==> flow/design.v <==
module aluCPU(
    input [15:0] data1,  
    input [15:0] data2,  
    input [1:0] sel,  
    output reg [15:0] result
); 
    parameter [1:0] 
        SUM = 2'b00,
        SUB = 2'b01,
        MUL = 2'b10;
    reg [31:0] mul_full;  
    always @(*) begin
        case(sel)
            SUM: begin
                result = data1 + data2;
            end
            SUB: begin
                result = data1 - data2;
            end
            MUL: begin
                mul_full = $signed(data1) * $signed(data2);  
                result = mul_full[15:0];  
            end
            default: result = 16'd0;  
        endcase 
    end 
endmodule 
module memoryCPU (
    input clock,
    input reset,  
    input regWrite,               
    input [3:0] write_reg_addr,   
    input [15:0] write_data,      
    input [3:0] read_reg_addr_1, 
    input [3:0] read_reg_addr_2, 
    output [15:0] read_data_1,    
    output [15:0] read_data_2     
);
    reg [15:0] register [0:15];  
    integer i;
    always @ (posedge clock or negedge reset) begin
        if (~reset) begin
            for (i = 0; i < 16; i = i + 1) begin
                register[i] <= 16'd0;
            end
        end
        else if (regWrite) begin   
            register[write_reg_addr] <= write_data;
        end
    end
    assign read_data_1 = register[read_reg_addr_1]; 
    assign read_data_2 = register[read_reg_addr_2];
endmodule
module lcd_controller (
    input clk,
    input reset_n,           
    input rst_n,             
    input start,            
    input [2:0] opcode,     
    input [3:0] reg_idx,    
    input signed [15:0] value, 
    output reg [7:0] lcd_data,
    output reg lcd_rs,      
    output wire lcd_rw,      
    output reg lcd_en,      
    output wire lcd_on,     
    output wire lcd_blon    
);
    assign lcd_rw = 1'b0; 
    assign lcd_on   = (state != STATE_IDLE);
    assign lcd_blon = (state != STATE_IDLE);
    localparam STATE_IDLE = 0, STATE_INIT = 1, STATE_READY = 2, 
               STATE_WRITE_LINE1 = 3, STATE_LINE2_ADDR = 4, STATE_WRITE_LINE2 = 5;
    reg [3:0] state; 
    reg [5:0] char_index; 
    reg [19:0] counter;
    reg wait_flag;
    reg [2:0] op_store;
    reg [3:0] reg_store;
    reg signed [15:0] val_store;
    reg first_boot; 
    reg [15:0] unsigned_val;
    reg is_negative;
    reg [3:0] digit_10000, digit_1000, digit_100, digit_10, digit_1;
    reg prev_reset_n;        
    reg system_active;       
    function [7:0] init_cmds(input [5:0] idx);
        case(idx)
            6'd0: init_cmds = 8'h38;
            6'd1: init_cmds = 8'h38;
            6'd2: init_cmds = 8'h0C;
            6'd3: init_cmds = 8'h01;
            6'd4: init_cmds = 8'h06;
            default: init_cmds = 8'h00;
        endcase
    endfunction
    function [39:0] get_op_string(input [2:0] op);
        case(op)
            3'b000: get_op_string = "LOAD ";
            3'b001: get_op_string = "ADD  ";
            3'b010: get_op_string = "ADDI ";
            3'b011: get_op_string = "SUB  ";
            3'b100: get_op_string = "SUBI ";
            3'b101: get_op_string = "MUL  ";
            3'b110: get_op_string = "CLEAR";
            3'b111: get_op_string = "DPL  ";
            default: get_op_string = "ERR  ";
        endcase
    endfunction
    always @(posedge clk) begin
      if (!rst_n) begin
        system_active <= 0;
        prev_reset_n <= 1;
        state <= STATE_IDLE;
        lcd_en <= 0;
      end else begin
        prev_reset_n <= reset_n;
        if (prev_reset_n == 1'b1 && reset_n == 1'b0) begin
            system_active <= ~system_active; 
        end
        if (system_active == 1'b0) begin
            state <= STATE_IDLE;
            lcd_en <= 0;
            wait_flag <= 0;
            counter <= 0;
            char_index <= 0;
            first_boot <= 1;  
        end 
        else begin
            if (state == STATE_IDLE) begin
                state <= STATE_INIT;
                char_index <= 0;
                wait_flag <= 0;
                first_boot <= 1;
            end
            else if (wait_flag) begin
                if (counter < 20'd2000) begin 
                    counter <= counter + 1;
                    if (counter == 20'd40) lcd_en <= 0; 
                end else begin
                    wait_flag <= 0;
                    counter <= 0;
                end
            end else begin
                case (state)
                    STATE_INIT: begin
                        lcd_rs <= 0;
                        lcd_data <= init_cmds(char_index);
                        lcd_en <= 1; 
                        wait_flag <= 1;
                        if (char_index < 4) 
                            char_index <= char_index + 1;
                        else begin
                            char_index <= 0;
                            op_store <= 3'b000;
                            reg_store <= 4'b0000;
                            val_store <= 16'd0;
                            unsigned_val <= 16'd0;
                            is_negative <= 0;
                            state <= STATE_WRITE_LINE1; 
                        end
                    end
                    STATE_READY: begin
                        if (start) begin
                            op_store <= opcode;
                            reg_store <= reg_idx;
                            val_store <= value;
                            if (value < 0) begin
                                is_negative <= 1;
                                unsigned_val <= -value;
                            end else begin
                                is_negative <= 0;
                                unsigned_val <= value;
                            end
                            lcd_rs <= 0;
                            lcd_data <= 8'h01; 
                            lcd_en <= 1;
                            wait_flag <= 1;
                            state <= STATE_WRITE_LINE1;
                            char_index <= 0;
                        end
                    end
                    STATE_WRITE_LINE1: begin
                        digit_10000 <= (unsigned_val / 10000) % 10;
                        digit_1000  <= (unsigned_val / 1000) % 10;
                        digit_100   <= (unsigned_val / 100) % 10;
                        digit_10    <= (unsigned_val / 10) % 10;
                        digit_1     <= (unsigned_val) % 10;
                        lcd_rs <= 1;
                        lcd_en <= 1;
                        wait_flag <= 1;
                        if (char_index < 5) begin
                            if (first_boot)
                                lcd_data <= " "; 
                            else
                                lcd_data <= get_op_string(op_store) >> (8 * (4 - char_index));
                        end 
                        else begin
                            if (op_store == 3'b110 && !first_boot) begin
                                lcd_data <= " ";
                            end else begin
                                if (char_index == 5) lcd_data <= " ";
                                else if (char_index == 6) lcd_data <= "[";
                                else if (char_index >= 7 && char_index <= 10) 
                                    lcd_data <= reg_store[10 - char_index] ? "1" : "0";
                                else if (char_index == 11) lcd_data <= "]";
                            end
                        end
                        if (char_index < 11)
                            char_index <= char_index + 1;
                        else begin
                            char_index <= 0;
                            if (op_store == 3'b110 && !first_boot) begin
                                state <= STATE_READY;
                            end else begin
                                state <= STATE_LINE2_ADDR;
                            end
                        end
                    end
                    STATE_LINE2_ADDR: begin
                        lcd_rs <= 0;
                        lcd_data <= 8'hC0;
                        lcd_en <= 1;
                        wait_flag <= 1;
                        state <= STATE_WRITE_LINE2;
                    end
                    STATE_WRITE_LINE2: begin
                        lcd_rs <= 1;
                        lcd_en <= 1;
                        wait_flag <= 1;
                        case(char_index)
                            0: lcd_data <= is_negative ? "-" : "+";
                            1: lcd_data <= 8'h30 + digit_10000;
                            2: lcd_data <= 8'h30 + digit_1000;
                            3: lcd_data <= 8'h30 + digit_100;
                            4: lcd_data <= 8'h30 + digit_10;
                            5: lcd_data <= 8'h30 + digit_1;
                        endcase
                        if (char_index < 5)
                            char_index <= char_index + 1;
                        else begin
                            first_boot <= 0;
                            state <= STATE_READY;
                        end
                    end
                endcase
            end
        end
      end
    end
endmodule
module miniCPU (
    input [17:0] switches,  
    input ligar,       
    input enviar,      
    input clk,         
    input rst_n,       
    output [7:0] LCD_DATA,
    output LCD_RS,
    output LCD_RW,
    output LCD_EN,
    output LCD_ON,
    output LCD_BLON
);
    wire [2:0] opcode = switches [17:15];
    wire [3:0] reg_dest = switches [14:11];
    wire [3:0] reg_input1 = switches[10:7];
    wire [3:0] reg_input2 = switches [6:3];
    wire signal = switches[6];
    wire [15:0] imediato_module = {10'd0, switches[5:0]};
    wire [15:0] imediato = (signal) ? (-imediato_module) : imediato_module;
    wire [15:0] mem_read_data1;
    wire [15:0] mem_read_data2;
    wire [15:0] alu_result;
    reg write_enable;
    reg [15:0] mem_write;
    reg [1:0] alu_selector;
    reg [15:0] alu_input_2;
    reg soft_reset; 
    wire memory_reset_signal = ligar & ~soft_reset;  
    parameter [2:0] LOAD = 3'b000, ADD = 3'b001, ADDI = 3'b010, SUB = 3'b011,
                    SUBI = 3'b100, MUL = 3'b101, CLEAR = 3'b110, DISPLAY = 3'b111;                   
    memoryCPU Memo (
        .clock(clk),
        .reset(memory_reset_signal),
        .regWrite(write_enable),
        .write_reg_addr(reg_dest),
        .write_data(mem_write),
        .read_reg_addr_1(reg_input1),
        .read_reg_addr_2(reg_input2),
        .read_data_1(mem_read_data1),
        .read_data_2(mem_read_data2)
    );
    aluCPU ALU (
        .data1(mem_read_data1),
        .data2(alu_input_2),
        .sel(alu_selector),
        .result(alu_result)
    );
    reg lcd_start_signal;
    reg [15:0] lcd_value_reg;
    reg [3:0] lcd_reg_idx;
    wire [3:0] current_lcd_reg_idx = (opcode == DISPLAY) ? reg_input1 : reg_dest;
    reg [15:0] current_lcd_value;
    lcd_controller LCD (
        .clk(clk),
        .reset_n(ligar),
        .rst_n(rst_n),
        .start(lcd_start_signal),
        .opcode(opcode),
        .reg_idx(lcd_reg_idx),   
        .value(lcd_value_reg),  
        .lcd_data(LCD_DATA),
        .lcd_rs(LCD_RS),
        .lcd_rw(LCD_RW),
        .lcd_en(LCD_EN),
        .lcd_on(LCD_ON),
        .lcd_blon(LCD_BLON)
    );
    always @(*) begin
        if (opcode == LOAD)
            current_lcd_value = imediato;
        else if (opcode == DISPLAY)
            current_lcd_value = mem_read_data1;
        else
            current_lcd_value = alu_result;
    end
    reg [2:0] state;
    parameter [2:0] IDLE = 3'd0, EXECUTE = 3'd1, WRITE = 3'd2, WAIT_RELEASE = 3'd3;                 
    always @(posedge clk or negedge ligar) begin 
        if (~ligar) begin
            state <= IDLE;
            write_enable <= 0;
            soft_reset <= 0;
            lcd_start_signal <= 0;
        end
        else begin
            case(state)
                IDLE: begin  
                    write_enable <= 0;
                    soft_reset <= 0;
                    lcd_start_signal <= 0;  
                    if (!enviar) begin
                        state <= EXECUTE;
                    end
                end
                EXECUTE: begin  
                    state <= WRITE;
                end
                WRITE: begin  
                    lcd_start_signal <= 1;  
                    if (opcode == CLEAR) begin
                        soft_reset <= 1;
                        write_enable <= 0;
                    end
                    else if (opcode != DISPLAY) begin
                        write_enable <= 1;
                    end
                    state <= WAIT_RELEASE;
                end
                WAIT_RELEASE: begin  
                    write_enable <= 0;  
                    soft_reset <= 0;  
                    lcd_start_signal <= 0;  
                    if (enviar) begin  
                        state <= IDLE;  
                    end
                end
            endcase
        end
    end
    always @(posedge clk) begin
        if (state == EXECUTE) begin
            case(opcode)
                ADD: begin alu_selector <= 2'b00; alu_input_2 <= mem_read_data2; end
                ADDI: begin alu_selector <= 2'b00; alu_input_2 <= imediato; end
                SUB: begin alu_selector <= 2'b01; alu_input_2 <= mem_read_data2; end
                SUBI: begin alu_selector <= 2'b01; alu_input_2 <= imediato; end
                MUL: begin alu_selector <= 2'b10; alu_input_2 <= imediato; end
                default: begin alu_selector <= 2'b00; alu_input_2 <= 16'd0; end
            endcase
        end
        if (state == WRITE) begin
            lcd_reg_idx <= current_lcd_reg_idx;
            lcd_value_reg <= current_lcd_value;
            if (opcode != CLEAR && opcode != DISPLAY) begin
                if (opcode == LOAD)
                    mem_write <= imediato;
                else
                    mem_write <= alu_result;
            end
        end
    end
endmodule
--- tool output ---
======== Tool chain data of miniCPU ========
Module miniCPU before and after one edit of its RTL, step after step.
Lines under "unedited" count in the file above, lines under "edited" in the edited file.
"difference": "edited" minus "unedited" as printed here. "rel. change": 100 x difference / "unedited".
Operators carry their Yosys type and port widths (W data, S select, Z words).
Library cell names are shortened.
A cell with -- has no value.
design
  top ..................................... miniCPU
  clock port .............................. clk
  cell library ............................ sky130hd
  timing corner ........................... tt_025C_1v80

======== Diff ========
Unified diff, file above to edited file.
This change comes from a script, not from a designer. No optimisation was intended, and the edited design may behave differently.
begin of diff
@@ -371,5 +371,5 @@
     end
     always @(posedge clk) begin
-        if (state == EXECUTE) begin
+        begin
             case(opcode)
                 ADD: begin alu_selector <= 2'b00; alu_input_2 <= mem_read_data2; end
end of diff

======== Elaborated design ========
Yosys after proc, flatten, opt, wreduce and memory -nomap, before mapping. Print and check cells are not counted. Equal cells are merged and count once.
Memory sizes are those after Yosys's memory passes, which may raise the word count (mostly to a power of two), join words into wider ones and drop unused or constant bits.
cells by class
  what                              unedited  edited  difference  rel. change (%)
  divide/modulo/power cells         9         9       0           0.00
  bitwise operators                 7         7       0           0.00
  shifts and indexed selects        2         2       0           0.00
  reductions and logical operators  62        62      0           0.00
  multiplexer cells                 85        85      0           0.00
  multipliers                       1         1       0           0.00
  order comparisons                 7         7       0           0.00
  equal/unequal tests               99        99      0           0.00
  add/sub/neg operators             13        13      0           0.00
Unchanged operator kinds not shown: 89.
storage and ports
  what                             unedited  edited  difference  rel. change (%)
  cells after elaboration          331       331     0           0.00
  register bits after elaboration  404       404     0           0.00
  output and inout bits            13        13      0           0.00
  memories kept                    1         1       0           0.00
  ROM bits                         184       184     0           0.00
  clocked read ports x word width  23        23      0           0.00
  input bits                       22        22      0           0.00
memory list
  what                                     unedited    edited
  words x width with read and write ports  8x23 r1 w0  8x23 r1 w0

======== Depth ========
Longest topological path by Yosys (ltp), each cell counted once; first at word level (registers and memories cut), then after technology mapping (sequential cells cut; the memories' decode and read muxes count).
depth
  what                           unedited  edited  difference  rel. change (%)
  depth after elaboration        11        11      0           0.00
  ABC_AREA                       0         0       --          --
  gate-level depth with buffers  45        44      -1          -2.22
  depth with buffers taken out   41        36      -5          -12.20

======== Synthesis result ========
The flow's flattened synthesis, as Yosys stat reports it; memories are mapped. The netlist is that of the ABC_AREA named above (0 if unset); the other value can give another one.
synthesis totals
  what                             unedited  edited   difference  rel. change (%)
  mapped flip-flops                422       422      0           0.00
  cell area after synthesis (µm²)  35056.1   34508.1  -548.0      -1.56
  buffers                          250       244      -6          -2.40
  standard cells after synthesis   3892      3798     -94         -2.42
  sequential area (µm²)            11106.9   10926.7  -180.2      -1.62
cells by type
  cell type  unedited  edited  difference  rel. change (%)
  a21oi_1    218       185     -33         -15.14
  a221oi_1   42        11      -31         -73.81
  o21ai_0    180       159     -21         -11.67
  nand2b_1   40        61      +21         +52.50
  edfxtp_1   134       116     -18         -13.43
  dfxtp_1    25        43      +18         +72.00
  a222oi_1   4         18      +14         +350.00
  a31oi_1    46        33      -13         -28.26
  a22oi_1    201       213     +12         +5.97
  o31ai_1    38        26      -12         -31.58
  a22o_1     30        19      -11         -36.67
  clkbuf_1   203       193     -10         -4.93
  a211oi_2   2         12      +10         +500.00
  inv_1      164       173     +9          +5.49
  a211oi_1   45        36      -9          -20.00
  or2_2      25        16      -9          -36.00
  o21a_1     25        17      -8          -32.00
  nand3_1    103       96      -7          -6.80
Unchanged cell types not shown: 27.
The list need not be complete.
The figures by module come from a second, unflattened synthesis with its own total; it is not the netlist above.
unflattened totals
  what                                     unedited  edited   difference  rel. change (%)
  cell total of the unflattened synthesis  4035      4055     +20         +0.50
  area (unflattened synthesis) (µm²)       36293.6   36184.7  -108.9      -0.30
Rows give one instance, submodules left out.
modules, unedited
  module          cells  instances  area (µm²)
  lcd_controller  1954   1          14153.6
  memoryCPU       1204   1          14013.4
  aluCPU          670    1          5342.6
  miniCPU         207    1          2783.9
modules, edited
  module          cells  instances  area (µm²)
  lcd_controller  1954   1          14153.6
  memoryCPU       1204   1          14013.4
  aluCPU          670    1          5342.6
  miniCPU         227    1          2675.1

======== Path before layout ========
Source: OpenSTA report_checks on the synthesized netlist (no wires, ideal clock, input and output delay 20% of the period each), path of least setup slack; recovery checks are left aside. Register names are those of the netlist, which keeps one name where synthesis merged equal registers.
path post-synthesis
  what                                 unedited                    edited                      difference  rel. change (%)
  kind                                 input -> register           input -> register           --          --
  start point                          input port switches[8]      input port switches[10]     --          --
  end point                            register lcd_value_reg[15]  register lcd_value_reg[15]  --          --
  path delay (ps)                      6842                        6851                        +9          +0.13
  time at the first pin (ps)           4000                        4000                        0           0.00
  input delay (ps)                     4000                        4000                        0           0.00
  buffers on the path                  3                           3                           0           0.00
  data required time (ps)              19733                       19733                       0           0.00
  arrival time (ps)                    10575                       10584                       +9          +0.09
  stages                               32                          32                          0           0.00
  period (ps)                          20000                       20000                       0           0.00
  slack (ps)                           9159                        9149                        -10         --
  period reached after synthesis (ps)  10841                       10851                       +10         +0.09
"path delay" is the arrival time less input delay plus setup time.
"stages": output pins that drive a net of the path, with the launching flip-flop's if there is one; two outputs of one cell count as two.
"period reached after synthesis" = period - worst setup slack (recovery checks aside). The figure is calculated, with input and output delays left at 20% of the set period.
The rows between start and end are the longest chain of elaborated cells between them; the timing report does not say that the signal goes this way. Where chains are equally long, one stands for them.
A line is the first line of the expression or statement that the cell stems from. Yosys adds cells for indexed reads and writes and turns some case tables into memories.
on the way, post-synthesis, unedited
  path through ............................ clkbuf_1 > nand2b_1 > nor3_1 > clkbuf_1 > a22oi_1 > nand4_1 > o22a_1 > clkbuf_1 > nand2_1 > fa_1 > inv_1 > fa_1 > ha_1 > inv_1 > fa_1 > fa_1 > fa_1 > inv_1 > ha_1 > inv_1 > o21bai_1 > a21oi_1 > o21bai_1 > a21oi_1 > o21bai_1 > a21o_1 > a21oi_1 > xnor2_1 > a22oi_1 > nand2_1 > o21ai_0 > o21ai_0
  length of the longest elaborated chain .. 6
  elaborated cells on any way between the ends .. 23
  RTL lines with such cells ............... 7
  classes of those cells .................. add/sub (2); mul (1); eq/ne (15); mux (4); reduce/logical (1)
RTL lines, path post-synthesis, unedited
  what                RTL line  text
  start: declaration  253       input [17:0] switches,
  $eq A4 B4 Y1        51        assign read_data_1 = register[read_reg_addr_1];
  $pmux W16 S16       51
  $mul A16 B16 Y16    21        mul_full = $signed(data1) * $signed(data2);
  $pmux W16 S3        13        case(sel)
  $mux W16            323       else if (opcode == DISPLAY)
  $mux W16            321       if (opcode == LOAD)
  end: assignment     385       lcd_value_reg <= current_lcd_value;
  end: declaration    301       reg [15:0] lcd_value_reg;
on the way, post-synthesis, edited
  path through ............................ clkbuf_1 > nand2_1 > nor3_1 > clkbuf_1 > a22oi_1 > nand4_1 > o22a_1 > clkbuf_1 > nand2_1 > fa_1 > inv_1 > fa_1 > ha_1 > inv_1 > fa_1 > fa_1 > fa_1 > inv_1 > ha_1 > inv_1 > o21bai_1 > a21oi_1 > o21bai_1 > a21oi_1 > o21bai_1 > a21o_1 > a21oi_1 > xnor2_1 > a22oi_1 > nand2_1 > o21ai_0 > o21ai_0
  length of the longest elaborated chain .. 6
  elaborated cells on any way between the ends .. 23
  RTL lines with such cells ............... 7
  classes of those cells .................. add/sub (2); mul (1); eq/ne (15); mux (4); reduce/logical (1)
RTL lines, path post-synthesis, edited
  what                RTL line  text
  start: declaration  253       input [17:0] switches,
  $eq A4 B4 Y1        51        assign read_data_1 = register[read_reg_addr_1];
  $pmux W16 S16       51
  $mul A16 B16 Y16    21        mul_full = $signed(data1) * $signed(data2);
  $pmux W16 S3        13        case(sel)
  $mux W16            323       else if (opcode == DISPLAY)
  $mux W16            321       if (opcode == LOAD)
  end: assignment     385       lcd_value_reg <= current_lcd_value;
  end: declaration    301       reg [15:0] lcd_value_reg;

======== Timing after layout ========
Path of least setup slack in the final report of the runs of set A (OpenROAD, finished layout, wires in). Where an end is a register, its clock arrival counts in the times.
The path's times are printed in steps of 10 ps; the period is the one set.
path after layout
  what                        unedited                       edited                         difference  rel. change (%)
  kind                        register -> register           register -> register           --          --
  start point                 register LCD.unsigned_val[11]  register LCD.unsigned_val[14]  --          --
  end point                   register LCD.digit_1000[3]     register LCD.digit_10[2]       --          --
  arrival time (ps)           11450                          11450                          0           0.00
  time at the first pin (ps)  580                            590                            +10         +1.72
  data required time (ps)     12430                          12530                          +100        +0.80
  stages                      42                             32                             -10         -23.81
  period (ps)                 12100                          12100                          0           0.00
  buffers on the path         0                              1                              +1          --
  slack (ps)                  980                            1080                           +100        --
The rows between start and end are the longest chain of elaborated cells between them; the timing report does not say that the signal goes this way. Where chains are equally long, one stands for them.
At most two assigning lines are given for a register; there are more.
on the way, after layout, unedited
  path through ............................ edfxtp_1 > nand3_1 > nor2_1 > ha_1 > inv_1 > o41a_1 > o21ai_0 > a211oi_1 > a211oi_1 > a21boi_1 > nand2_1 > inv_2 > or3_1 > a2111o_1 > o211a_1 > inv_2 > mux2i_1 > a2111o_1 > (+6 left out) > a211oi_1 > o21ai_1 > nand2_1 > a21oi_1 > inv_1 > ha_1 > and2_1 > o22ai_1 > inv_1 > nand2_1 > nand2b_1 > o21ai_0 > ha_1 > nor2_1 > nand3_1 > o22ai_1 > a311oi_1 > nand3_1
  length of the longest elaborated chain .. 2
  elaborated cells on any way between the ends .. 2
  RTL lines with such cells ............... 1
  classes of those cells .................. div (2)
RTL lines, path after layout, unedited
  what                RTL line  text
  start: declaration  82        reg [15:0] unsigned_val;
  start: assignment   170       unsigned_val <= -value;
  start: assignment   173       unsigned_val <= value;
  $div A16 B10 Y32    185       digit_1000  <= (unsigned_val / 1000) % 10;
  $mod A32 B4 Y32     185
  end: assignment     185
  end: declaration    84        reg [3:0] digit_10000, digit_1000, digit_100, digit_10, digit_1;
on the way, after layout, edited
  path through ............................ edfxtp_1 > buf_4 > nor2_1 > inv_1 > ha_1 > and2b_1 > a311oi_2 > and2_1 > o21ai_1 > nor3_4 > mux2_4 > o211ai_1 > nand3_1 > nor2_2 > mux2i_1 > a2111oi_4 > a22o_1 > nand2b_1 > a211o_1 > nor3_1 > mux2_1 > and4_1 > o21ai_1 > nand2_1 > a211oi_1 > o211a_2 > nand3_2 > inv_2 > o31ai_1 > a2111oi_0 > and4_1 > mux2i_1
  length of the longest elaborated chain .. 2
  elaborated cells on any way between the ends .. 2
  RTL lines with such cells ............... 1
  classes of those cells .................. div (2)
RTL lines, path after layout, edited
  what                RTL line  text
  start: declaration  82        reg [15:0] unsigned_val;
  start: assignment   170       unsigned_val <= -value;
  start: assignment   173       unsigned_val <= value;
  $div A16 B4 Y32     187       digit_10    <= (unsigned_val / 10) % 10;
  $mod A32 B4 Y32     187
  end: assignment     187
  end: declaration    84        reg [3:0] digit_10000, digit_1000, digit_100, digit_10, digit_1;

======== Layout results ========
Both versions went through the flow (Yosys, OpenROAD) with the same settings in each pair. Constraints: input delay and output delay 20% of the set period each, output load 0.01 pF.
flow settings, set A
  CORE_UTILIZATION ........................ 40
  period_ns ............................... 12.1
  CAP_MARGIN .............................. 20
  CORE_MARGIN ............................. 2
  SLEW_MARGIN ............................. 20
final reports, set A
  what                                    unedited  edited   difference  rel. change (%)
  achieved period (ps)                    11117     11021    -96         -0.86
  worst-case hold slack (ps)              474       350      -124        --
  standard-cell area after layout (µm²)   38225.4   37840.0  -385.4      -1.01
  utilization of the finished layout (%)  44.1      44.4     +0.3        --
  full die area (µm²)                     90024.0   88634.2  -1389.8     -1.54
  Yosys chip area after synthesis (µm²)   35056.1   34508.1  -548.0      -1.56
  power consumption (mW)                  6.513     5.680    -0.833      -12.79
  sum of negative setup slack (ps)        0         0        0           --
  lowest setup slack (ps)                 983       1079     +96         --
flow settings, set B
  ABC_AREA ................................ 1
  CELL_PAD_IN_SITES_DETAIL_PLACEMENT ...... 0
  CORE_ASPECT_RATIO ....................... 0.83
  CORE_UTILIZATION ........................ 47
  GPL_ROUTABILITY_DRIVEN .................. 0
  MAX_ROUTING_LAYER ....................... met5
  PLACE_DENSITY_LB_ADDON .................. 0.26
  TNS_END_PERCENT ......................... 80
  period_ns ............................... 10.1
  CAP_MARGIN .............................. 20
  CORE_MARGIN ............................. 2
  SLEW_MARGIN ............................. 20
final reports, set B
  what                                    unedited  edited   difference  rel. change (%)
  achieved period (ps)                    9609      9509     -100        -1.04
  worst-case hold slack (ps)              475       359      -116        --
  standard-cell area after layout (µm²)   37233.2   37536.0  +302.8      +0.81
  utilization of the finished layout (%)  51.5      52.7     +1.2        --
  full die area (µm²)                     74825.1   74411.6  -413.5      -0.55
  Yosys chip area after synthesis (µm²)   34142.7   33951.3  -191.4      -0.56
  power consumption (mW)                  6.396     5.881    -0.515      -8.05
  sum of negative setup slack (ps)        0         0        0           --
  lowest setup slack (ps)                 491       591      +100        --
"achieved period" = clock period - worst setup slack. The figure is calculated, with input and output delays left at 20% of the set period.
"power consumption" is the tool's figure for a default switching activity; nothing was simulated.
--- end ---
